==> flow/design.v <==
module mux #(parameter ADDR_WIDTH = 16) (
    output reg  [ADDR_WIDTH -1 :0] out,
    input  wire [ADDR_WIDTH -1 :0] a,
    input  wire [ADDR_WIDTH -1 :0] b,
    input  wire                    sel
);
always @(*) begin
    if (sel) begin
        out = a;
    end
    else begin
        out = b;
    end
end
endmodule
module demux #(parameter ADDR_WIDTH = 16) (
    output reg  [ADDR_WIDTH -1 :0] out1,
    output reg  [ADDR_WIDTH -1 :0] out2,
    input  wire [ADDR_WIDTH -1 :0] in,
    input  wire                    sel
);
always @(*) begin
    out1 = 'd0;
    out2 = 'd0;
    if (sel) begin
        out1 = in;
    end
    else begin
        out2 = in;
    end
end
endmodule
module RoundSaturate #(parameter    IN_WORD_LENGTH    = 9,  IN_INT_LENGTH    = 0, IN_FLOAT_LENGTH    = 8, 
                                    OUT_WORD_LENGTH   = 8, OUT_INT_LENGTH   = 0, OUT_FLOAT_LENGTH   = 7) (
    output reg  signed [OUT_WORD_LENGTH-1:0] i_round_saturated,
    output reg  signed [OUT_WORD_LENGTH-1:0] q_round_saturated,
    input  wire signed [IN_WORD_LENGTH -1:0] i_in,
    input  wire signed [IN_WORD_LENGTH -1:0] q_in
);
wire round_half_up_i;
wire round_half_up_q;
reg saturate_i;
reg saturate_q;
generate
    if (OUT_INT_LENGTH) begin
        assign round_half_up_i    = i_in[IN_FLOAT_LENGTH - OUT_FLOAT_LENGTH -1] && (~i_in[IN_FLOAT_LENGTH + OUT_INT_LENGTH -1 : IN_FLOAT_LENGTH - OUT_FLOAT_LENGTH ]);
        assign round_half_up_q    = q_in[IN_FLOAT_LENGTH - OUT_FLOAT_LENGTH -1] && (~q_in[IN_FLOAT_LENGTH + OUT_INT_LENGTH -1 : IN_FLOAT_LENGTH - OUT_FLOAT_LENGTH ]);
    end
    else begin
        assign round_half_up_i    = i_in[IN_FLOAT_LENGTH - OUT_FLOAT_LENGTH -1] && (~i_in[IN_FLOAT_LENGTH -1 : IN_FLOAT_LENGTH - OUT_FLOAT_LENGTH]); 
        assign round_half_up_q    = q_in[IN_FLOAT_LENGTH - OUT_FLOAT_LENGTH -1] && (~q_in[IN_FLOAT_LENGTH -1 : IN_FLOAT_LENGTH - OUT_FLOAT_LENGTH]);
    end
endgenerate
generate
        if (IN_INT_LENGTH>0 && OUT_INT_LENGTH >0) begin
            always @(*) begin                   
                i_round_saturated = round_half_up_i + {i_in[IN_WORD_LENGTH -1] ,    i_in[IN_FLOAT_LENGTH + OUT_INT_LENGTH -1 : IN_FLOAT_LENGTH ] ,   i_in[ IN_FLOAT_LENGTH -1 : IN_FLOAT_LENGTH - OUT_FLOAT_LENGTH ]};
                q_round_saturated = round_half_up_q + {q_in[IN_WORD_LENGTH -1] ,    q_in[IN_FLOAT_LENGTH + OUT_INT_LENGTH -1 : IN_FLOAT_LENGTH ] ,   q_in[ IN_FLOAT_LENGTH -1 : IN_FLOAT_LENGTH - OUT_FLOAT_LENGTH ]};
                if (i_in[IN_WORD_LENGTH -1]) begin
                    if (!(i_in[IN_FLOAT_LENGTH + IN_INT_LENGTH -1 : IN_FLOAT_LENGTH] == 'd0 || i_in[IN_INT_LENGTH  + IN_FLOAT_LENGTH -1 : IN_FLOAT_LENGTH + OUT_INT_LENGTH] == { ( IN_INT_LENGTH - OUT_INT_LENGTH ) {1'b1} }  )) begin
                        i_round_saturated = {i_in[IN_WORD_LENGTH -1] , { (OUT_WORD_LENGTH -1) {1'b0}} } ;
                    end
                end
                else begin
                    if (i_in[IN_INT_LENGTH  + IN_FLOAT_LENGTH -1 : IN_FLOAT_LENGTH + OUT_INT_LENGTH] ) begin
                       i_round_saturated [OUT_WORD_LENGTH -2:0] = { (OUT_WORD_LENGTH -1) {1'b1}} ;
                    end
                end
                if (q_in[IN_WORD_LENGTH -1]) begin
                    if ((!(q_in[IN_FLOAT_LENGTH + IN_INT_LENGTH -1 : IN_FLOAT_LENGTH] == 'd0 || q_in[IN_INT_LENGTH  + IN_FLOAT_LENGTH -1 : IN_FLOAT_LENGTH + OUT_INT_LENGTH] == { ( IN_INT_LENGTH - OUT_INT_LENGTH ) {1'b1} }  ))) begin
                        q_round_saturated = {q_in[IN_WORD_LENGTH -1] , { (OUT_WORD_LENGTH -1) {1'b0}} } ;
                    end
                end
                else begin
                    if (q_in[IN_INT_LENGTH + IN_FLOAT_LENGTH -1 : IN_FLOAT_LENGTH + OUT_INT_LENGTH]) begin
                       q_round_saturated [OUT_WORD_LENGTH -2:0] = { (OUT_WORD_LENGTH -1) {1'b1}};
                    end
                end 
                if (i_in == { (IN_WORD_LENGTH -1) {1'b1}}) begin
                    i_round_saturated = { (OUT_WORD_LENGTH -1) {1'b0}} ;
                end
                if (q_in == { (IN_WORD_LENGTH -1) {1'b1}}) begin
                    q_round_saturated = { (OUT_WORD_LENGTH -1) {1'b0}};
                end
            end
        end
        else if ((IN_INT_LENGTH>0) && (OUT_INT_LENGTH == 0)) begin
            always @(*) begin
                i_round_saturated = round_half_up_i + {i_in[IN_WORD_LENGTH -1] ,   i_in[ IN_FLOAT_LENGTH -1 : IN_FLOAT_LENGTH - OUT_FLOAT_LENGTH ]};
                q_round_saturated = round_half_up_q + {q_in[IN_WORD_LENGTH -1] ,   q_in[ IN_FLOAT_LENGTH -1 : IN_FLOAT_LENGTH - OUT_FLOAT_LENGTH ]};
                if (i_in[IN_WORD_LENGTH -1]) begin
                    if (!(&i_in[IN_FLOAT_LENGTH + IN_INT_LENGTH -1 : IN_FLOAT_LENGTH])) begin
                        i_round_saturated = {i_in[IN_WORD_LENGTH -1] , { (OUT_WORD_LENGTH -1) {1'b0}} };
                    end
                    if (&i_in[IN_FLOAT_LENGTH + IN_INT_LENGTH -1 : IN_FLOAT_LENGTH - OUT_FLOAT_LENGTH -1]) begin
                        i_round_saturated = { (OUT_WORD_LENGTH -1) {1'b0}};
                    end
                end
                else begin
                    if (i_in[IN_INT_LENGTH  + IN_FLOAT_LENGTH -1 : IN_FLOAT_LENGTH ]) begin
                       i_round_saturated [OUT_WORD_LENGTH -2:0] = { (OUT_WORD_LENGTH -1) {1'b1}}; 
                    end
                    if (&i_in[IN_FLOAT_LENGTH + IN_INT_LENGTH -1 : IN_FLOAT_LENGTH - OUT_FLOAT_LENGTH]) begin
                        i_round_saturated = { (OUT_WORD_LENGTH -1) {1'b1}};
                    end
                end
                if (q_in[IN_WORD_LENGTH -1]) begin
                    if (!(&q_in[IN_FLOAT_LENGTH + IN_INT_LENGTH -1 : IN_FLOAT_LENGTH])) begin
                        q_round_saturated = {q_in[IN_WORD_LENGTH -1] , { (OUT_WORD_LENGTH -1) {1'b0}} };
                    end
                    if (&q_in[IN_FLOAT_LENGTH + IN_INT_LENGTH -1 : IN_FLOAT_LENGTH - OUT_FLOAT_LENGTH -1]) begin
                        q_round_saturated = {(OUT_WORD_LENGTH -1){1'b0}};
                    end
                end
                else begin
                    if (q_in[IN_INT_LENGTH + IN_FLOAT_LENGTH -1 : IN_FLOAT_LENGTH]) begin
                       q_round_saturated [OUT_WORD_LENGTH -2:0] = { (OUT_WORD_LENGTH -1) {1'b1}};
                    end
                    if (&q_in[IN_FLOAT_LENGTH + IN_INT_LENGTH -1 : IN_FLOAT_LENGTH - OUT_FLOAT_LENGTH]) begin
                        q_round_saturated = {(OUT_WORD_LENGTH -1){1'b1}};
                    end
                end  
            end
        end
        else begin
            always @(*) begin
                i_round_saturated =   round_half_up_i +  {i_in[IN_WORD_LENGTH -1] ,i_in[ IN_FLOAT_LENGTH -1 : IN_FLOAT_LENGTH - OUT_FLOAT_LENGTH ]};
                q_round_saturated =   round_half_up_q +  {q_in[IN_WORD_LENGTH -1] ,q_in[ IN_FLOAT_LENGTH -1 : IN_FLOAT_LENGTH - OUT_FLOAT_LENGTH ]};
                if (&i_in[1+ IN_FLOAT_LENGTH -1 : IN_FLOAT_LENGTH - OUT_FLOAT_LENGTH -1]) begin
                    i_round_saturated = { (OUT_WORD_LENGTH -1) {1'b0}};
                end
                if (&q_in[1+ IN_FLOAT_LENGTH -1 : IN_FLOAT_LENGTH - OUT_FLOAT_LENGTH -1]) begin
                    q_round_saturated = { (OUT_WORD_LENGTH -1) {1'b0}};
                end
            end
        end
endgenerate
endmodule
module cmplx_mul #(parameter    IN1_WORD_LENGTH = 16, IN1_INT_LENGTH = 0, IN1_FLOAT_LENGTH = 15,         
                                IN2_WORD_LENGTH = 5,  IN2_INT_LENGTH = 0, IN2_FLOAT_LENGTH = 4,         
                                OUT_WORD_LENGTH = 12, OUT_INT_LENGTH = 0, OUT_FLOAT_LENGTH = 11 ) (     
    output wire signed [OUT_WORD_LENGTH-1:0]    out_i,
    output wire signed [OUT_WORD_LENGTH-1:0]    out_q,
    input  wire signed [IN1_WORD_LENGTH-1:0]    in1_i,
    input  wire signed [IN1_WORD_LENGTH-1:0]    in1_q,
    input  wire signed [IN2_WORD_LENGTH-1:0]    in2_i,
    input  wire signed [IN2_WORD_LENGTH-1:0]    in2_q
);
reg signed [1 + IN1_INT_LENGTH + IN2_INT_LENGTH + 2 + IN1_FLOAT_LENGTH + IN2_FLOAT_LENGTH -1:0] mul_i;
reg signed [1 + IN1_INT_LENGTH + IN2_INT_LENGTH + 2 + IN1_FLOAT_LENGTH + IN2_FLOAT_LENGTH -1:0] mul_q;
reg signed [IN2_WORD_LENGTH-1 +1 :0]    temp1;  
reg signed [IN1_WORD_LENGTH-1 +1 :0]    temp2;  
reg signed [IN1_WORD_LENGTH-1 +1 :0]    temp3;  
reg signed [1 + IN1_INT_LENGTH + IN2_INT_LENGTH + 1 + IN1_FLOAT_LENGTH + IN2_FLOAT_LENGTH -1:0]    temp11;  
reg signed [1 + IN1_INT_LENGTH + IN2_INT_LENGTH + 1 + IN1_FLOAT_LENGTH + IN2_FLOAT_LENGTH -1:0]    temp22; 
reg signed [1 + IN1_INT_LENGTH + IN2_INT_LENGTH + 1 + IN1_FLOAT_LENGTH + IN2_FLOAT_LENGTH -1:0]    temp33; 
always @(*) begin
        temp1 = in2_i + in2_q;
        temp2 = in1_i + in1_q;
        temp3 = in1_q - in1_i;
        temp11 = temp1 * in1_i;
        temp22 = temp2 * in2_q;
        temp33 = temp3 * in2_i;
        mul_i = temp11 - temp22;
        mul_q = temp11 + temp33;
end
RoundSaturate #(    .IN_WORD_LENGTH(1 + IN1_INT_LENGTH + IN2_INT_LENGTH + 2 + IN1_FLOAT_LENGTH + IN2_FLOAT_LENGTH) ,
                    .IN_INT_LENGTH(IN1_INT_LENGTH + IN2_INT_LENGTH + 2),
                    .IN_FLOAT_LENGTH(IN1_FLOAT_LENGTH + IN2_FLOAT_LENGTH),
                    .OUT_WORD_LENGTH(OUT_WORD_LENGTH), 
                    .OUT_INT_LENGTH(OUT_INT_LENGTH), 
                    .OUT_FLOAT_LENGTH(OUT_FLOAT_LENGTH) ) U0_RoundSaturate (
    .i_in(mul_i),
    .q_in(mul_q),
    .i_round_saturated(out_i),
    .q_round_saturated(out_q)
);
endmodule
module radix2 #(parameter   SAMPLE_WORD_LENGTH  = 8, SAMPLE_INT_LENGTH  = 0, SAMPLE_FLOAT_LENGTH  = 7, 
                            TWIDDLE_WORD_LENGTH = 8, TWIDDLE_INT_LENGTH = 0, TWIDDLE_FLOAT_LENGTH = 7) (
    output reg  signed [SAMPLE_WORD_LENGTH -1 :0] out1_i_reg,
    output reg  signed [SAMPLE_WORD_LENGTH -1 :0] out1_q_reg,
    output reg  signed [SAMPLE_WORD_LENGTH -1 :0] out2_i_reg,
    output reg  signed [SAMPLE_WORD_LENGTH -1 :0] out2_q_reg,
    input  wire signed [SAMPLE_WORD_LENGTH -1 :0] in1_i,
    input  wire signed [SAMPLE_WORD_LENGTH -1 :0] in1_q,
    input  wire signed [SAMPLE_WORD_LENGTH -1 :0] in2_i,
    input  wire signed [SAMPLE_WORD_LENGTH -1 :0] in2_q,
    input  wire signed [TWIDDLE_WORD_LENGTH-1 :0] twiddle1_i,
    input  wire signed [TWIDDLE_WORD_LENGTH-1 :0] twiddle1_q,
    input  wire signed [TWIDDLE_WORD_LENGTH-1 :0] twiddle2_i,
    input  wire signed [TWIDDLE_WORD_LENGTH-1 :0] twiddle2_q,
    input  wire                                   ff_en,
    input  wire                                   rst,
    input  wire                                   clk
);
reg  signed [SAMPLE_WORD_LENGTH+1 -1 :0] adder_i_out1,adder_q_out1,adder_i_out2,adder_q_out2;
wire signed [SAMPLE_WORD_LENGTH   -1 :0] out1_i,out1_q,out2_i,out2_q;
always @(posedge clk or negedge rst) begin
    if (!rst) begin
        out1_i_reg <= 'd0;
        out1_q_reg <= 'd0;
        out2_i_reg <= 'd0;
        out2_q_reg <= 'd0;
    end
    else begin
        if (ff_en) begin
            out1_i_reg <= out1_i;
            out1_q_reg <= out1_q;
            out2_i_reg <= out2_i;
            out2_q_reg <= out2_q;
        end
    end
end
always @(*) begin
    adder_i_out1  = in1_i + in2_i;
    adder_q_out1  = in1_q + in2_q;
    adder_i_out2  = in1_i - in2_i;
    adder_q_out2  = in1_q - in2_q;
end
cmplx_mul #(    .IN1_WORD_LENGTH(SAMPLE_WORD_LENGTH+1) , .IN1_INT_LENGTH(SAMPLE_INT_LENGTH+1) , .IN1_FLOAT_LENGTH(SAMPLE_FLOAT_LENGTH ) ,
                .IN2_WORD_LENGTH(TWIDDLE_WORD_LENGTH ) , .IN2_INT_LENGTH(TWIDDLE_INT_LENGTH ) , .IN2_FLOAT_LENGTH(TWIDDLE_FLOAT_LENGTH) ,
                .OUT_WORD_LENGTH(SAMPLE_WORD_LENGTH  ) , .OUT_INT_LENGTH(SAMPLE_INT_LENGTH  ) , .OUT_FLOAT_LENGTH(SAMPLE_FLOAT_LENGTH ) ) 
U1 (
    .out_i (out1_i),
    .out_q (out1_q),
    .in1_i (adder_i_out1),
    .in1_q (adder_q_out1),
    .in2_i (twiddle1_i),
    .in2_q (twiddle1_q)
);
cmplx_mul #(    .IN1_WORD_LENGTH(SAMPLE_WORD_LENGTH+1) , .IN1_INT_LENGTH(SAMPLE_INT_LENGTH+1) , .IN1_FLOAT_LENGTH(SAMPLE_FLOAT_LENGTH ) ,
                .IN2_WORD_LENGTH(TWIDDLE_WORD_LENGTH ) , .IN2_INT_LENGTH(TWIDDLE_INT_LENGTH ) , .IN2_FLOAT_LENGTH(TWIDDLE_FLOAT_LENGTH) ,
                .OUT_WORD_LENGTH(SAMPLE_WORD_LENGTH  ) , .OUT_INT_LENGTH(SAMPLE_INT_LENGTH  ) , .OUT_FLOAT_LENGTH(SAMPLE_FLOAT_LENGTH ) ) 
U2 (                    
    .out_i (out2_i),
    .out_q (out2_q),
    .in1_i (adder_i_out2),
    .in1_q (adder_q_out2),
    .in2_i (twiddle2_i),
    .in2_q (twiddle2_q)
);
endmodule
module fifo #(parameter WORD_LENGTH  = 8, FIFO_DEPTH = 8) (
    output reg  signed [WORD_LENGTH         -1 : 0] data_out,
    output wire                                     empty,
    output wire                                     full,
    output wire        [$clog2(FIFO_DEPTH)  -1 : 0] r_ptr_reg,
    output wire        [$clog2(FIFO_DEPTH)  -1 : 0] w_ptr_reg,
    input  wire signed [WORD_LENGTH         -1 : 0] data_in,
    input  wire                                     w_en,
    input  wire                                     r_en,
    input  wire                                     fft_done,
    input  wire                                     rst,
    input  wire                                     clk
);
localparam PTR_WIDTH = $clog2(FIFO_DEPTH)+1;
reg signed  [WORD_LENGTH -1 : 0] fifo [FIFO_DEPTH -1 : 0];
reg         [PTR_WIDTH   -1 : 0] w_ptr,w_ptr_temp;
reg         [PTR_WIDTH   -1 : 0] r_ptr,r_ptr_temp;
wire                             write;
wire                             read;
always @(posedge clk or negedge rst) begin
    if (!rst) begin
        data_out  <= 'd0;
        w_ptr_temp <= 'd0;
        r_ptr_temp <= 'd0;
    end
    else begin
        w_ptr_temp <= w_ptr;
        r_ptr_temp <= r_ptr;
        if (write) begin
            fifo[w_ptr_temp[PTR_WIDTH-2:0]] <= data_in;
        end
        if (read) begin
            data_out <= fifo[r_ptr_temp[PTR_WIDTH-2:0]];
        end
    end
end
always @(*) begin
    w_ptr = w_ptr_temp;
    r_ptr = r_ptr_temp;
    if (write) begin
        w_ptr = w_ptr_temp + 1'b1;
    end
    if (fft_done) begin
        r_ptr = 'd0;
    end else if (read) begin
        r_ptr = r_ptr_temp + 1'b1;
    end
end
assign full  = (w_ptr_temp[PTR_WIDTH-2:0] == r_ptr_temp[PTR_WIDTH-2:0]) &&  (w_ptr_temp[PTR_WIDTH-1] ^ r_ptr_temp[PTR_WIDTH-1]);
assign empty = (r_ptr_temp == w_ptr_temp);
assign write = w_en && !full;
assign read  = r_en && !empty;
assign w_ptr_reg = w_ptr_temp[$clog2(FIFO_DEPTH)-1 : 0];
assign r_ptr_reg = r_ptr_temp[$clog2(FIFO_DEPTH)-1 : 0];
endmodule
module twiddles #(parameter TWIDDLE_WORD_LENGTH = 8, TWIDDLE_INT_LENGTH = 0, TWIDDLE_FLOAT_LENGTH = 7) (
    output reg  signed  [TWIDDLE_WORD_LENGTH -1 : 0] twiddle_i_reg,
    output reg  signed  [TWIDDLE_WORD_LENGTH -1 : 0] twiddle_q_reg,
    input  wire         [3                   -1 : 0] address,
    input  wire         clk,
    input  wire         rst
);
reg signed [TWIDDLE_WORD_LENGTH -1 : 0] twiddle_i;
reg signed [TWIDDLE_WORD_LENGTH -1 : 0] twiddle_q;
always @(posedge clk or negedge rst) begin
    if (!rst) begin
        twiddle_i_reg <= 'd0;
        twiddle_q_reg <= 'd0;
    end
    else begin
        twiddle_i_reg <= twiddle_i;
        twiddle_q_reg <= twiddle_q;
    end
end
always @(*) begin
    case (address)
        'd0 :   begin 
                    twiddle_i = 8'b01111111; 
                    twiddle_q = 8'b00000000; 
                end
        'd1 :   begin
                    twiddle_i = 8'b01110110;  
                    twiddle_q = 8'b11001111;  
                end
        'd2 :   begin
                    twiddle_i = 8'b01011011;
                    twiddle_q = 8'b10100101;
                end 
        'd3 :   begin
                    twiddle_i = 8'b00110001;  
                    twiddle_q = 8'b10001010;  
                end
        'd4 :   begin
                    twiddle_i = 8'b00000000; 
                    twiddle_q = 8'b10000000; 
                end 
        'd5 :   begin
                    twiddle_i = 8'b11001111; 
                    twiddle_q = 8'b10001010; 
                end 
        'd6 :   begin
                    twiddle_i = 8'b10100101; 
                    twiddle_q = 8'b10100101; 
                end 
        'd7 :   begin
                    twiddle_i = 8'b10001010; 
                    twiddle_q = 8'b11001111; 
                end   
    endcase
end
endmodule
module ctrl #( parameter FIFO_DEPTH = 8) (
    output reg   [3                  -1:0]  twiddle_addr,
    output reg   [5                  -1:0]  counter_r,
    output reg                              fifo1_w_en,
    output reg                              fifo2_w_en,
    output reg                              twiddle_sel,
    output reg                              fifo1_r_en,
    output reg                              fifo2_r_en,
    output wire                             stage_num,
    output wire                             fft_done,
    output wire                             stage4,
    output wire                             idle,
    input  wire  [$clog2(FIFO_DEPTH)  -1:0] r_ptr1,
    input  wire  [$clog2(FIFO_DEPTH)  -1:0] r_ptr2,
    input  wire  [$clog2(FIFO_DEPTH)  -1:0] w_ptr1,
    input  wire  [$clog2(FIFO_DEPTH)  -1:0] w_ptr2,
    input  wire                             fft_strt,
    input  wire                             fifo1_full,
    input  wire                             fifo2_full,
    input  wire                             fifo1_empty,
    input  wire                             fifo2_empty,
    input  wire                             rst,
    input  wire                             clk
);
reg [3 -1 : 0] current_state,next_state;
reg [5 -1 : 0] counter;
reg [2 -1 : 0] stg2_counter,stg2_counter_r;
reg stage1_done, stage2_done, stage3_done, stage4_done ;
localparam  IDLE   = 3'b000,
            STAGE1 = 3'b001,
            STAGE2 = 3'b010,
            STAGE3 = 3'b011,
            STAGE4 = 3'b100;
always @(posedge clk or negedge rst) begin
    if (!rst) begin
        current_state  <= 'd0;
        counter_r      <= 'd0;
        stg2_counter_r <= 'd0;
    end
    else begin
        current_state  <= next_state;
        counter_r      <= counter;
        stg2_counter_r <= stg2_counter;
    end
end
always @(*) begin
    case (current_state)
        IDLE :      begin
                        if (fft_strt) begin
                            next_state = STAGE1;
                            counter = counter_r + 'd1;
                        end
                        else begin
                            next_state = IDLE;
                            counter    = 'd0;
                        end
                        stg2_counter   =  'd0;
                        twiddle_sel    = 1'b1;
                        twiddle_addr   =  'd0;
                        fifo1_w_en     =  'd0;
                        fifo2_w_en     =  'd0;
                        fifo1_r_en     =  'd0;
                        fifo2_r_en     =  'd0;
                        stage1_done    = 1'b0;
                        stage2_done    = 1'b0;
                        stage3_done    = 1'b0;
                        stage4_done    = 1'b0;
                    end
        STAGE1:     begin
                        stage1_done  = (w_ptr2 == 'd8);
                        stage2_done  = 1'b0;
                        stage3_done  = 1'b0;
                        stage4_done  = 1'b0;
                        twiddle_sel  = 1'b0;
                        stg2_counter =  'd0;
                        if (stage1_done) begin
                            next_state = STAGE2;
                            counter    = 'd31;
                        end
                        else begin
                            next_state = STAGE1;
                            counter    = counter_r + 1'b1;
                        end
                        if (counter_r[1:0] == 'd2) begin
                            twiddle_addr = 'd4;
                        end
                        else begin
                            twiddle_addr = 'd0;
                        end
                        fifo1_w_en  =  counter_r[1] && (w_ptr1 != 'd8);
                        fifo2_w_en  = ~counter_r[1] && (counter_r != 'd1);
                        fifo1_r_en  =  'd0;
                        fifo2_r_en  =  'd0; 
                    end
        STAGE2:     begin
                        stage1_done = 1'b0;
                        stage2_done = (r_ptr2 == 'd9) ;
                        stage3_done = 1'b0;
                        stage4_done = 1'b0;
                        if (stage2_done) begin
                            next_state = STAGE3;
                            counter    = 'd0;
                            stg2_counter = 'd0;
                        end
                        else begin
                            next_state = STAGE2;
                            counter    = counter_r + 1'b1;
                            if (stg2_counter_r < 'd3) begin  
                                stg2_counter = stg2_counter_r + 1'b1;
                            end
                            else begin
                                stg2_counter = stg2_counter_r;
                            end
                        end
                        case (counter_r[2:0])
                            'd3:  twiddle_addr = 'd0;
                            'd4:  twiddle_addr = 'd4;
                            'd5:  twiddle_addr = 'd2;
                            'd6:  twiddle_addr = 'd6; 
                            default: twiddle_addr = 'd0;
                        endcase
                        if (counter_r[2:0] > 'd5 ) begin
                            twiddle_sel  = ~counter_r[0];
                        end
                        else begin
                            twiddle_sel  = !(|counter_r[2:0]);
                        end
                        fifo1_w_en   = (counter_r[2:0] > 'd1) && (counter_r[2:0] < 'd6); 
                        fifo2_w_en   = ((counter_r[2:0] > 'd5) || (counter_r[2:0] < 'd2)) && (stg2_counter_r > 'd2);  
                        fifo1_r_en   =  counter_r[0];
                        fifo2_r_en   = ~counter_r[0];
                    end
        STAGE3:     begin
                        stage1_done  = 1'b0;
                        stage2_done  = 1'b0;
                        stage3_done  = (w_ptr2 == 'd7);
                        stage4_done  = 1'b0;
                        if (stage3_done) begin
                            next_state = STAGE4;
                            counter = 'd0;
                        end
                        else begin
                            next_state = STAGE3;
                            counter = counter_r + 'd1;
                        end
                        case (counter_r)
                            'd06:    twiddle_addr = 'd4;
                            'd07:    twiddle_addr = 'd2;
                            'd08:    twiddle_addr = 'd6;
                            'd09:    twiddle_addr = 'd1;
                            'd10:    twiddle_addr = 'd5;
                            'd11:    twiddle_addr = 'd3;
                            'd12:    twiddle_addr = 'd7;
                            default: twiddle_addr = 'd0;
                        endcase
                        stg2_counter =  'd0;
                        if (counter_r > 'd5) begin
                            twiddle_sel  = ~counter_r[0];
                        end 
                        else begin
                            twiddle_sel  = !(|counter_r);
                        end
                        fifo1_w_en   =  (counter_r < 'd8); 
                        fifo2_w_en   =  (counter_r > 'd7) && (counter_r < 'd16);
                        fifo1_r_en   =  counter_r[0];
                        fifo2_r_en   = ~counter_r[0];
                    end
        STAGE4:     begin
                        stage1_done  = 1'b0;
                        stage2_done  = 1'b0;
                        stage3_done  = 1'b0;
                        stage4_done  = (w_ptr2 == 'd0);
                        if (stage4_done) begin
                            next_state  = IDLE;
                            counter     = 'd0;
                        end
                        else begin
                            next_state  = STAGE4;
                            counter     = counter_r + 'd1;
                        end
                        twiddle_addr = 'd0;
                        twiddle_sel  = 'd0;
                        stg2_counter = 'd0;
                        fifo1_w_en   =  (counter_r < 'd8); 
                        fifo2_w_en   =  (counter_r > 'd7) && (counter_r < 'd16);
                        fifo1_r_en   =  counter_r[0];
                        fifo2_r_en   = ~counter_r[0];
                    end
        default:    begin
                        stage1_done  = 1'b0;
                        stage2_done  = 1'b0;
                        stage3_done  = 1'b0;
                        stage4_done  = 1'b0;
                        next_state   = IDLE;
                        counter      = 'd0;
                        twiddle_addr = 'd0;
                        twiddle_sel  = 'd0;
                        stg2_counter = 'd0;
                        fifo1_w_en   = 1'b0; 
                        fifo2_w_en   = 1'b0;
                        fifo1_r_en   = 1'b0;
                        fifo2_r_en   = 1'b0;
        end
    endcase
end
assign stage_num = (current_state[1] | current_state[2]);  
assign fft_done  = stage4_done;
assign stage4    = (current_state == STAGE4);
assign idle      = (current_state == IDLE);
endmodule
module fft #(parameter SAMPLE_WORD_LENGTH  = 8, SAMPLE_INT_LENGTH  = 0, SAMPLE_FLOAT_LENGTH  = 7, FIFO_DEPTH = 16) (
    output wire signed [SAMPLE_WORD_LENGTH -1 : 0]  fifo1_dout_i,
    output wire signed [SAMPLE_WORD_LENGTH -1 : 0]  fifo1_dout_q,
    output wire signed [SAMPLE_WORD_LENGTH -1 : 0]  fifo2_dout_i,
    output wire signed [SAMPLE_WORD_LENGTH -1 : 0]  fifo2_dout_q,
    input  wire signed [SAMPLE_WORD_LENGTH -1 : 0]  din_i,
    input  wire signed [SAMPLE_WORD_LENGTH -1 : 0]  din_q,
    input  wire                                     strt_pulse,
    input  wire                                     valid_in,
    input  wire                                     rst,
    input  wire                                     clk,
    output wire                                     idle,
    output wire                                     res_valid,
    output wire signed [SAMPLE_WORD_LENGTH -1 : 0]  res_i,
    output wire signed [SAMPLE_WORD_LENGTH -1 : 0]  res_q
);
localparam  TWIDDLE_WORD_LENGTH  = 8, 
            TWIDDLE_INT_LENGTH   = 0, 
            TWIDDLE_FLOAT_LENGTH = 7,
            PTR_WIDTH            = $clog2(FIFO_DEPTH);
wire in_sel;
wire signed [SAMPLE_WORD_LENGTH -1 :0] out1_i_reg;
wire signed [SAMPLE_WORD_LENGTH -1 :0] out1_q_reg;
wire signed [SAMPLE_WORD_LENGTH -1 :0] out2_i_reg;
wire signed [SAMPLE_WORD_LENGTH -1 :0] out2_q_reg;
wire signed [SAMPLE_WORD_LENGTH -1 :0] in1_i;
wire signed [SAMPLE_WORD_LENGTH -1 :0] in1_q;
wire signed [SAMPLE_WORD_LENGTH -1 :0] in2_i;
wire signed [SAMPLE_WORD_LENGTH -1 :0] in2_q;
wire signed [SAMPLE_WORD_LENGTH -1 :0] fifo1_din_i;
wire signed [SAMPLE_WORD_LENGTH -1 :0] fifo1_din_q;
wire signed [SAMPLE_WORD_LENGTH -1 :0] fifo2_din_i;
wire signed [SAMPLE_WORD_LENGTH -1 :0] fifo2_din_q;
reg  signed [SAMPLE_WORD_LENGTH -1 :0] din_i_r;
reg  signed [SAMPLE_WORD_LENGTH -1 :0] din_q_r;
wire signed [TWIDDLE_WORD_LENGTH-1 :0] twiddle1_i;
wire signed [TWIDDLE_WORD_LENGTH-1 :0] twiddle1_q;
wire signed [TWIDDLE_WORD_LENGTH-1 :0] twiddle2_i;
wire signed [TWIDDLE_WORD_LENGTH-1 :0] twiddle2_q;
wire signed [SAMPLE_WORD_LENGTH -1 :0] in_i,in_fb_i;
wire signed [SAMPLE_WORD_LENGTH -1 :0] in_q,in_fb_q;
reg valid_in_r,valid_in_r_r,valid_in_r_r_r,strt_pulse_r;
wire [5                  -1 : 0] counter;
wire [SAMPLE_WORD_LENGTH -1 : 0] temp_i, temp_q;
wire [PTR_WIDTH          -1 : 0] r_ptr1,r_ptr2,w_ptr1,w_ptr2;
mux #(.ADDR_WIDTH(SAMPLE_WORD_LENGTH)) mux_U3 (
    .out(in_fb_i),
    .a  (fifo2_dout_i),
    .b  (fifo1_dout_i),
    .sel(counter[0])
);
mux #(.ADDR_WIDTH(SAMPLE_WORD_LENGTH)) mux_U4 (
    .out(in_fb_q),
    .a  (fifo2_dout_q),
    .b  (fifo1_dout_q),
    .sel(counter[0])
);
wire stage_num;
mux #(.ADDR_WIDTH(SAMPLE_WORD_LENGTH)) mux_U5 (
    .out(in_i),
    .a  (in_fb_i),
    .b  (din_i_r),
    .sel(stage_num)
);
mux #(.ADDR_WIDTH(SAMPLE_WORD_LENGTH)) mux_U6 (
    .out(in_q),
    .a  (in_fb_q),
    .b  (din_q_r),
    .sel(stage_num)
);
demux #(.ADDR_WIDTH(SAMPLE_WORD_LENGTH)) demux_U0 (
    .out1(in2_i ),
    .out2(in1_i ),
    .in  (in_i ),
    .sel (counter[0])
);
demux #(.ADDR_WIDTH(SAMPLE_WORD_LENGTH)) demux_U1 (
    .out1(in2_q ),
    .out2(in1_q ),
    .in  (in_q  ),
    .sel (counter[0])
);
reg signed [TWIDDLE_WORD_LENGTH -1 : 0] twiddle1_i_r,twiddle1_q_r;
reg signed [SAMPLE_WORD_LENGTH  -1 : 0] in1_i_r,in1_q_r;
radix2 #(   .SAMPLE_WORD_LENGTH (SAMPLE_WORD_LENGTH), .SAMPLE_INT_LENGTH (SAMPLE_INT_LENGTH), .SAMPLE_FLOAT_LENGTH (SAMPLE_FLOAT_LENGTH),
            .TWIDDLE_WORD_LENGTH(TWIDDLE_WORD_LENGTH), .TWIDDLE_INT_LENGTH(TWIDDLE_INT_LENGTH), .TWIDDLE_FLOAT_LENGTH(TWIDDLE_FLOAT_LENGTH)) radix2_U0 (
    .out1_i_reg(out1_i_reg),
    .out1_q_reg(out1_q_reg),
    .out2_i_reg(out2_i_reg),
    .out2_q_reg(out2_q_reg),
    .in1_i     (in1_i_r),
    .in1_q     (in1_q_r),
    .in2_i     (in2_i),
    .in2_q     (in2_q),
    .twiddle1_i(twiddle1_i_r),
    .twiddle1_q(twiddle1_q_r),
    .twiddle2_i(twiddle2_i),
    .twiddle2_q(twiddle2_q),
    .ff_en     (counter[0]),
    .rst       (rst),
    .clk       (clk)
);
mux #(.ADDR_WIDTH(SAMPLE_WORD_LENGTH)) mux_U0 (
    .out(temp_i),
    .a  (out2_i_reg),
    .b  (out1_i_reg),
    .sel(counter[0])
);
mux #(.ADDR_WIDTH(SAMPLE_WORD_LENGTH)) mux_U1 (
    .out(temp_q),
    .a  (out2_q_reg ),
    .b  (out1_q_reg ),
    .sel(counter[0])
);
wire [SAMPLE_WORD_LENGTH*2 -1 : 0] fifo1_dout,fifo2_dout;
wire fifo1_full,fifo2_full,fifo1_w_en,fifo2_w_en,fifo1_r_en,fifo2_r_en,fifo1_empty,fifo2_empty;
demux #(.ADDR_WIDTH(SAMPLE_WORD_LENGTH)) demux_U2 (
    .out1(fifo1_din_i),
    .out2(fifo2_din_i),
    .in  (temp_i ),
    .sel (fifo1_w_en)
);
demux #(.ADDR_WIDTH(SAMPLE_WORD_LENGTH)) demux_U3 (
    .out1(fifo1_din_q),
    .out2(fifo2_din_q),
    .in  (temp_q ),
    .sel (fifo1_w_en)
);
wire fft_done;
fifo #(.WORD_LENGTH(2 * SAMPLE_WORD_LENGTH), .FIFO_DEPTH(FIFO_DEPTH)) fifo_U0 (
    .data_out  (fifo1_dout),
    .empty     (fifo1_empty),
    .full      (fifo1_full),
    .r_ptr_reg (r_ptr1),
    .w_ptr_reg (w_ptr1),
    .data_in   ({fifo1_din_i,fifo1_din_q}),
    .w_en      (fifo1_w_en && valid_in_r_r_r),
    .r_en      (fifo1_r_en),
    .fft_done  (fft_done),
    .rst       (rst),
    .clk       (clk)
); 
fifo #(.WORD_LENGTH(2 * SAMPLE_WORD_LENGTH), .FIFO_DEPTH(FIFO_DEPTH)) fifo_U1 (
    .data_out  (fifo2_dout),
    .empty     (fifo2_empty),
    .full      (fifo2_full),
    .r_ptr_reg (r_ptr2),
    .w_ptr_reg (w_ptr2),
    .data_in   ({fifo2_din_i,fifo2_din_q}),
    .w_en      (fifo2_w_en && valid_in_r_r_r),
    .r_en      (fifo2_r_en),
    .fft_done  (fft_done),
    .rst       (rst),
    .clk       (clk)
);
wire [TWIDDLE_WORD_LENGTH -1 : 0] twiddle_i_reg,twiddle_q_reg;
wire [3                   -1 : 0] address;
twiddles #(.TWIDDLE_WORD_LENGTH(TWIDDLE_WORD_LENGTH), .TWIDDLE_INT_LENGTH(TWIDDLE_INT_LENGTH), .TWIDDLE_FLOAT_LENGTH(TWIDDLE_FLOAT_LENGTH) ) twiddles_U0 (
    .twiddle_i_reg (twiddle_i_reg),
    .twiddle_q_reg (twiddle_q_reg),
    .address       (address),
    .clk           (clk),
    .rst           (rst)
);
wire            twiddle_sel;
wire            stage4;
ctrl #(.FIFO_DEPTH (FIFO_DEPTH)) ctrl_U0 (
    .twiddle_addr  (address),
    .counter_r     (counter),
    .fifo1_w_en    (fifo1_w_en),
    .fifo2_w_en    (fifo2_w_en),
    .r_ptr1        (r_ptr1),
    .r_ptr2        (r_ptr2),
    .w_ptr1        (w_ptr1),
    .w_ptr2        (w_ptr2),
    .twiddle_sel   (twiddle_sel),
    .fifo1_r_en    (fifo1_r_en),
    .fifo2_r_en    (fifo2_r_en),
    .stage_num     (stage_num),
    .stage4        (stage4),
    .idle          (idle),
    .fft_done      (fft_done),
    .fft_strt   (strt_pulse_r),
    .fifo1_full    (fifo1_full),
    .fifo2_full    (fifo2_full),
    .fifo1_empty   (fifo1_empty),
    .fifo2_empty   (fifo2_empty),
    .rst           (rst),
    .clk           (clk)
);
demux #(.ADDR_WIDTH(TWIDDLE_WORD_LENGTH)) demux_U4 (
    .out1(twiddle1_i ),
    .out2(twiddle2_i ),
    .in  (twiddle_i_reg),
    .sel (twiddle_sel)
);
demux #(.ADDR_WIDTH(TWIDDLE_WORD_LENGTH)) demux_U5 (
    .out1(twiddle1_q ),
    .out2(twiddle2_q ),
    .in  (twiddle_q_reg),
    .sel (twiddle_sel)
);
always @(posedge clk or negedge rst) begin
    if (!rst) begin
        twiddle1_i_r    <= 'd0;
        twiddle1_q_r    <= 'd0;
        in1_i_r         <= 'd0;
        in1_q_r         <= 'd0;
        din_i_r         <= 'd0;
        din_q_r         <= 'd0;
        valid_in_r      <= 'd0;
        valid_in_r_r    <= 'd0;
        valid_in_r_r_r  <= 'd0;
        strt_pulse_r    <= 'd0;
    end
    else begin
        if (twiddle_sel) begin
            twiddle1_i_r <= twiddle1_i;
            twiddle1_q_r <= twiddle1_q;
        end
        in1_i_r        <= in1_i;
        in1_q_r        <= in1_q;
        din_i_r        <= din_i;
        din_q_r        <= din_q;
        valid_in_r     <= valid_in;
        valid_in_r_r   <= valid_in_r;
        valid_in_r_r_r <= valid_in_r_r;
        strt_pulse_r   <= strt_pulse;
    end
end
assign fifo1_dout_i = $signed(fifo1_dout[2*SAMPLE_WORD_LENGTH -1 : SAMPLE_WORD_LENGTH]);
assign fifo1_dout_q = $signed(fifo1_dout[  SAMPLE_WORD_LENGTH -1 : 0                 ]);
assign fifo2_dout_i = $signed(fifo2_dout[2*SAMPLE_WORD_LENGTH -1 : SAMPLE_WORD_LENGTH]);
assign fifo2_dout_q = $signed(fifo2_dout[  SAMPLE_WORD_LENGTH -1 : 0                 ]);
assign res_valid = stage4 && valid_in_r_r_r && ((fifo1_w_en && !fifo1_full) || (fifo2_w_en && !fifo2_full));
assign res_i     = temp_i;
assign res_q     = temp_q;
endmodule
module fft16 (
    input  wire              clk,
    input  wire              rst_n,
    input  wire              start,
    input  wire signed [8:0] din_i,
    input  wire signed [8:0] din_q,
    output wire              ready,
    output wire              dout_valid,
    output wire signed [8:0] dout_i,
    output wire signed [8:0] dout_q
);
wire signed [8:0] fifo1_dout_i, fifo1_dout_q, fifo2_dout_i, fifo2_dout_q;
fft #(.SAMPLE_WORD_LENGTH(9), .SAMPLE_INT_LENGTH(0), .SAMPLE_FLOAT_LENGTH(8), .FIFO_DEPTH(16)) u_fft (
    .fifo1_dout_i (fifo1_dout_i),
    .fifo1_dout_q (fifo1_dout_q),
    .fifo2_dout_i (fifo2_dout_i),
    .fifo2_dout_q (fifo2_dout_q),
    .din_i        (din_i),
    .din_q        (din_q),
    .strt_pulse   (start),
    .valid_in     (1'b1),
    .rst          (rst_n),
    .clk          (clk),
    .idle         (ready),
    .res_valid    (dout_valid),
    .res_i        (dout_i),
    .res_q        (dout_q)
);
endmodule
# Reports on fft16
# Tool output for the design above, in the order of the flow.
# Lines are those of the file above, counted from 1.
# Cell names lack the library's common part.
# A cell with -- has no value.
# design
top,fft16
clk_port,clk
lib,sky130hd
corner,tt_025C_1v80

# Word-level counts
# Yosys after proc, flatten, opt, wreduce and memory -nomap, before mapping. Print and check cells are not counted.
# Memory sizes are those after Yosys's memory passes, which may raise the word count (mostly to a power of two), join words into wider ones and drop unused or constant bits.
# classes
bitwise,9
reduce_and_logical,89
cmp,10
n_eq,82
add_sub_neg,25
muxes,69
mul,6
# ops
op,n
11-bit by 8-bit multiplier with 18-bit output,4
18-bit case mux with 16-bit select,2
9-bit by 10-bit multiplier with 18-bit output,2
9-bit two-way mux,30
4-bit == test (second input constant),32
3-bit AND reduction,36
4-bit by 3-bit == test with 1-bit output (second input constant),16
12-bit AND reduction,4
8-bit two-way mux,6
5-bit two-way mux,9
11-bit AND reduction,4
18-bit by 18-bit adder with 19-bit output,2
18-bit by 18-bit subtractor with 19-bit output,2
1-bit by 9-bit adder with 9-bit output,4
1-bit by 8-bit logical AND with 1-bit output,4
4-bit by 2-bit == test with 1-bit output (second input constant),8
8-bit NOT,4
5-bit by 1-bit adder with 5-bit output (second input constant),6
5-bit by 4-bit == test with 1-bit output (second input constant),5
5-bit case mux with 5-bit select,1
10-bit by 10-bit adder with 11-bit output,2
10-bit by 10-bit subtractor with 11-bit output,2
3-bit case mux with 7-bit select,1
9-bit by 9-bit adder with 10-bit output,2
9-bit by 9-bit subtractor with 10-bit output,2
8-bit by 8-bit adder with 9-bit output,2
3-bit case mux with 3-bit select,2
1-bit logical AND,17
# Not listed: further kinds 38, cells in them 79.
# word_totals
mem_count,1
regBits,742
output_inout_bits,20
wordCells,347
rom_bits,120
clocked_rd_ports_x_width,15
# mem_list
memory,size,word_bits,read_ports,write_ports,line,text
(no name shown),8,15,1,0,319,case (address)

# Depth
# Longest topological path by Yosys (ltp), each cell counted once; first at word level (registers and memories cut), then after technology mapping (sequential cells cut; the memories' decode and read muxes count).
# logic_depth
ltp_word,14
abc_area,1
mapped_depth,68
mapped_depth_nobuf,65

# Netlist
# The flow's flattened synthesis, as Yosys stat reports it; memories are mapped. The netlist is that of the ABC_AREA named above (0 if unset); the other value can give another one.
# synth_totals
seqArea_um2,21500.6
stdcells,5897
yosys_area_um2,54607.4
flip_flops,744
# types
cell,n
edfxtp_1,576
fa_1,410
nand2_1,1381
ha_1,394
dfrtp_1,168
inv_1,1039
nor2_1,455
a21oi_1,250
xor2_1,127
o21ai_0,192
nand3_1,187
nand4_1,101
xnor2_1,63
a221oi_1,42
clkbuf_1,92
a22o_1,39
nand2_2,43
o21bai_1,31
# Not listed: further types 52, cells in them 307.

# Path before layout
# Path of least setup slack by OpenSTA after synthesis, without wires, with an ideal clock, recovery checks aside; 20% of the period is set as input and as output delay. Where synthesis merged equal registers, the netlist keeps one of their names.
# synth_timing
kind,flip-flop to flip-flop
startpoint,reg u_fft.ctrl_U0.counter_r[0]
endpoint,reg u_fft.radix2_U0.out2_q_reg[8]
launch_ps,0
slack_ps,112
delay_ps,9888
setup_time_ps,124
arrival_time_ps,9764
path_stages,65
n_path_buf,5
tclk_ps,10000
period_less_setup_slack_ps,9888
# "delay_ps" is the arrival time less input delay plus setup time.
# "path_stages": output pins that drive a net of the path, with the launching flip-flop's if there is one; two outputs of one cell count as two.
# "period_less_setup_slack_ps" = period - worst setup slack (recovery checks aside). The figure is calculated, with input and output delays left at 20% of the set period.
# The rows between start and end are the longest chain of elaborated cells between them; the timing report does not say that the signal goes this way. Where chains are equally long, one stands for them.
# Each line given opens the expression or statement behind the cell; cells for indexed reads and writes are added by Yosys, which also makes memories of some case tables.
# synth_via
cell_sequence,dfrtp_1 > inv_1 > buf_2 > clkbuf_1 > clkbuf_1 > ha_1 > nand2_1 > nand2_1 > nand3_1 > nand3_4 > inv_2 > clkbuf_1 > nand2_1 > clkbuf_1 > inv_1 > fa_1 > a21oi_1 > o21ai_0 > [... 29 more ...] > nand2_1 > nand2_1 > nand2_1 > nor2_1 > nand3_1 > o21ai_0 > inv_1 > ha_1 > ha_1 > inv_1 > nor2_1 > nand2_1 > nor2_1 > nand3_1 > nand2_1 > nand2_1 > nand2_1 > a21oi_1
elab_chain_len,14
# synth_rtl
element,line,text
from (decl),357,"output reg   [5                  -1:0]  counter_r,"
from (assign),391,counter_r      <= 'd0;
from (assign),396,counter_r      <= counter;
5-bit OR reduction,515,twiddle_sel  = !(|counter_r);
1-bit zero test,515,
1-bit two-way mux,511,if (counter_r > 'd5) begin
1-bit case mux with 3-bit select,401,case (current_state)
8-bit two-way mux,25,if (sel) begin
8-bit by 8-bit adder with 9-bit output,158,temp1 = in2_i + in2_q;
9-bit by 10-bit multiplier with 18-bit output,161,temp11 = temp1 * in1_i;
18-bit by 18-bit adder with 19-bit output,165,mul_q = temp11 + temp33;
8-bit NOT,51,assign round_half_up_q    = q_in[IN_FLOAT_LENGTH - OUT_FLOAT_LENGTH -1] && (~q_in[IN_FLOAT_LENGTH -1 : IN_FLOA ...
1-bit by 8-bit logical AND with 1-bit output,51,
1-bit by 9-bit adder with 9-bit output,90,"q_round_saturated = round_half_up_q + {q_in[IN_WORD_LENGTH -1] ,   q_in[ IN_FLOAT_LENGTH -1 : IN_FLOAT_LENGTH ..."
9-bit two-way mux,108,if (!(&q_in[IN_FLOAT_LENGTH + IN_INT_LENGTH -1 : IN_FLOAT_LENGTH])) begin
9-bit two-way mux,111,if (&q_in[IN_FLOAT_LENGTH + IN_INT_LENGTH -1 : IN_FLOAT_LENGTH - OUT_FLOAT_LENGTH -1]) begin
9-bit two-way mux,107,if (q_in[IN_WORD_LENGTH -1]) begin
to (assign),204,out2_q_reg <= 'd0;
to (assign),211,out2_q_reg <= out2_q;
to (decl),184,"output reg  signed [SAMPLE_WORD_LENGTH -1 :0] out2_q_reg,"

# Timing after layout
# From the final timing report of job 1: the path of least setup slack in the routed layout; clock arrival at registers is part of the times.
# The path's times are printed in steps of 10 ps; the period is the one set.
# layout_timing
kind,flip-flop to flip-flop
startpoint,reg u_fft.ctrl_U0.counter_r[0]
endpoint,reg u_fft.radix2_U0.out1_q_reg[7]
setup_time_ps,120
launch_ps,720
n_path_buf,6
path_stages,59
tclk_ps,7490
slack_ps,-2860
arrival_time_ps,10940
# The rows between start and end are the longest chain of elaborated cells between them; the timing report does not say that the signal goes this way. Where chains are equally long, one stands for them.
# layout_via
cell_sequence,dfrtp_4 > buf_6 > a21oi_2 > o21ai_2 > o21ai_4 > nor2_2 > buf_4 > ha_2 > fa_2 > a21oi_4 > o21bai_4 > a21oi_2 > o21bai_2 > buf_4 > a21oi_2 > o21ai_1 > xor2_1 > buf_4 > [... 23 more ...] > ha_4 > a21oi_2 > o21ai_1 > a21oi_1 > nand2_2 > xor2_2 > nand3_2 > o21a_1 > ha_4 > buf_4 > inv_2 > nor2_4 > nand3_4 > nor2_1 > nand2_1 > nand3_2 > nand3_4 > nand2_2
elab_chain_len,13
# layout_rtl
element,line,text
from (decl),357,"output reg   [5                  -1:0]  counter_r,"
from (assign),391,counter_r      <= 'd0;
from (assign),396,counter_r      <= counter;
9-bit two-way mux x2,8,if (sel) begin
9-bit two-way mux,25,if (sel) begin
9-bit by 9-bit adder with 10-bit output,217,adder_q_out1  = in1_q + in2_q;
10-bit by 10-bit subtractor with 11-bit output,160,temp3 = in1_q - in1_i;
11-bit by 8-bit multiplier with 18-bit output,163,temp33 = temp3 * in2_i;
18-bit by 18-bit adder with 19-bit output,165,mul_q = temp11 + temp33;
8-bit NOT,51,assign round_half_up_q    = q_in[IN_FLOAT_LENGTH - OUT_FLOAT_LENGTH -1] && (~q_in[IN_FLOAT_LENGTH -1 : IN_FLOA ...
1-bit by 8-bit logical AND with 1-bit output,51,
1-bit by 9-bit adder with 9-bit output,90,"q_round_saturated = round_half_up_q + {q_in[IN_WORD_LENGTH -1] ,   q_in[ IN_FLOAT_LENGTH -1 : IN_FLOAT_LENGTH ..."
8-bit two-way mux,116,if (q_in[IN_INT_LENGTH + IN_FLOAT_LENGTH -1 : IN_FLOAT_LENGTH]) begin
9-bit two-way mux,119,if (&q_in[IN_FLOAT_LENGTH + IN_INT_LENGTH -1 : IN_FLOAT_LENGTH - OUT_FLOAT_LENGTH]) begin
9-bit two-way mux,107,if (q_in[IN_WORD_LENGTH -1]) begin
to (assign),202,out1_q_reg <= 'd0;
to (assign),209,out1_q_reg <= out1_q;
to (decl),182,"output reg  signed [SAMPLE_WORD_LENGTH -1 :0] out1_q_reg,"

# Below are 4 stored runs of the flow (Yosys, OpenROAD; platform sky130hd) on fft16, each with its settings and what was measured, unordered. Constraints: input delay and output delay 20% of the set period each, output load 0.01 pF.
# "period_reached_ps": clock period set for the run, less the worst setup slack. It is reckoned from that one timing run; input and output delays stay at 20% of the period that was set.
# A setting shown as . is not set for that run.
run name,ABC_AREA,CAP_MARGIN,CELL_PAD_IN_SITES_DETAIL_PLACEMENT,CORE_MARGIN,CORE_UTILIZATION,GPL_ROUTABILITY_DRIVEN,GPL_TIMING_DRIVEN,MAX_ROUTING_LAYER,MIN_ROUTING_LAYER,PLACE_DENSITY_LB_ADDON,SETUP_SLACK_MARGIN,SLEW_MARGIN,period_ns,HOLD_SLACK_MARGIN,period_reached_ps,finalUtil_frac,final_setup_ws_ps,finish.stdcell_area_um2,die_um2,hold_ws_ps,yosys_chip_area_um2
job 1,1,35,2,8,28,1,1,met4,met2,0.28,-0.36,0,7.49,.,10348,0.387,-2858,75306.0,209411.0,343,54607.4
job 2,.,20,.,2,40,.,.,.,.,.,-0.85,20,9.91,.,10170,0.479,-260,62856.5,135185.0,329,52904.5
job 3,1,35,1,7,28,1,1,met4,met2,0.28,-0.36,0,7.49,.,9664,0.374,-2174,72288.1,207585.0,343,54607.4
job 4,1,20,2,8,40,1,1,met4,met2,0.28,2.27,20,13.9,0.02,11557,0.455,2343,61660.4,148599.0,361,54607.4
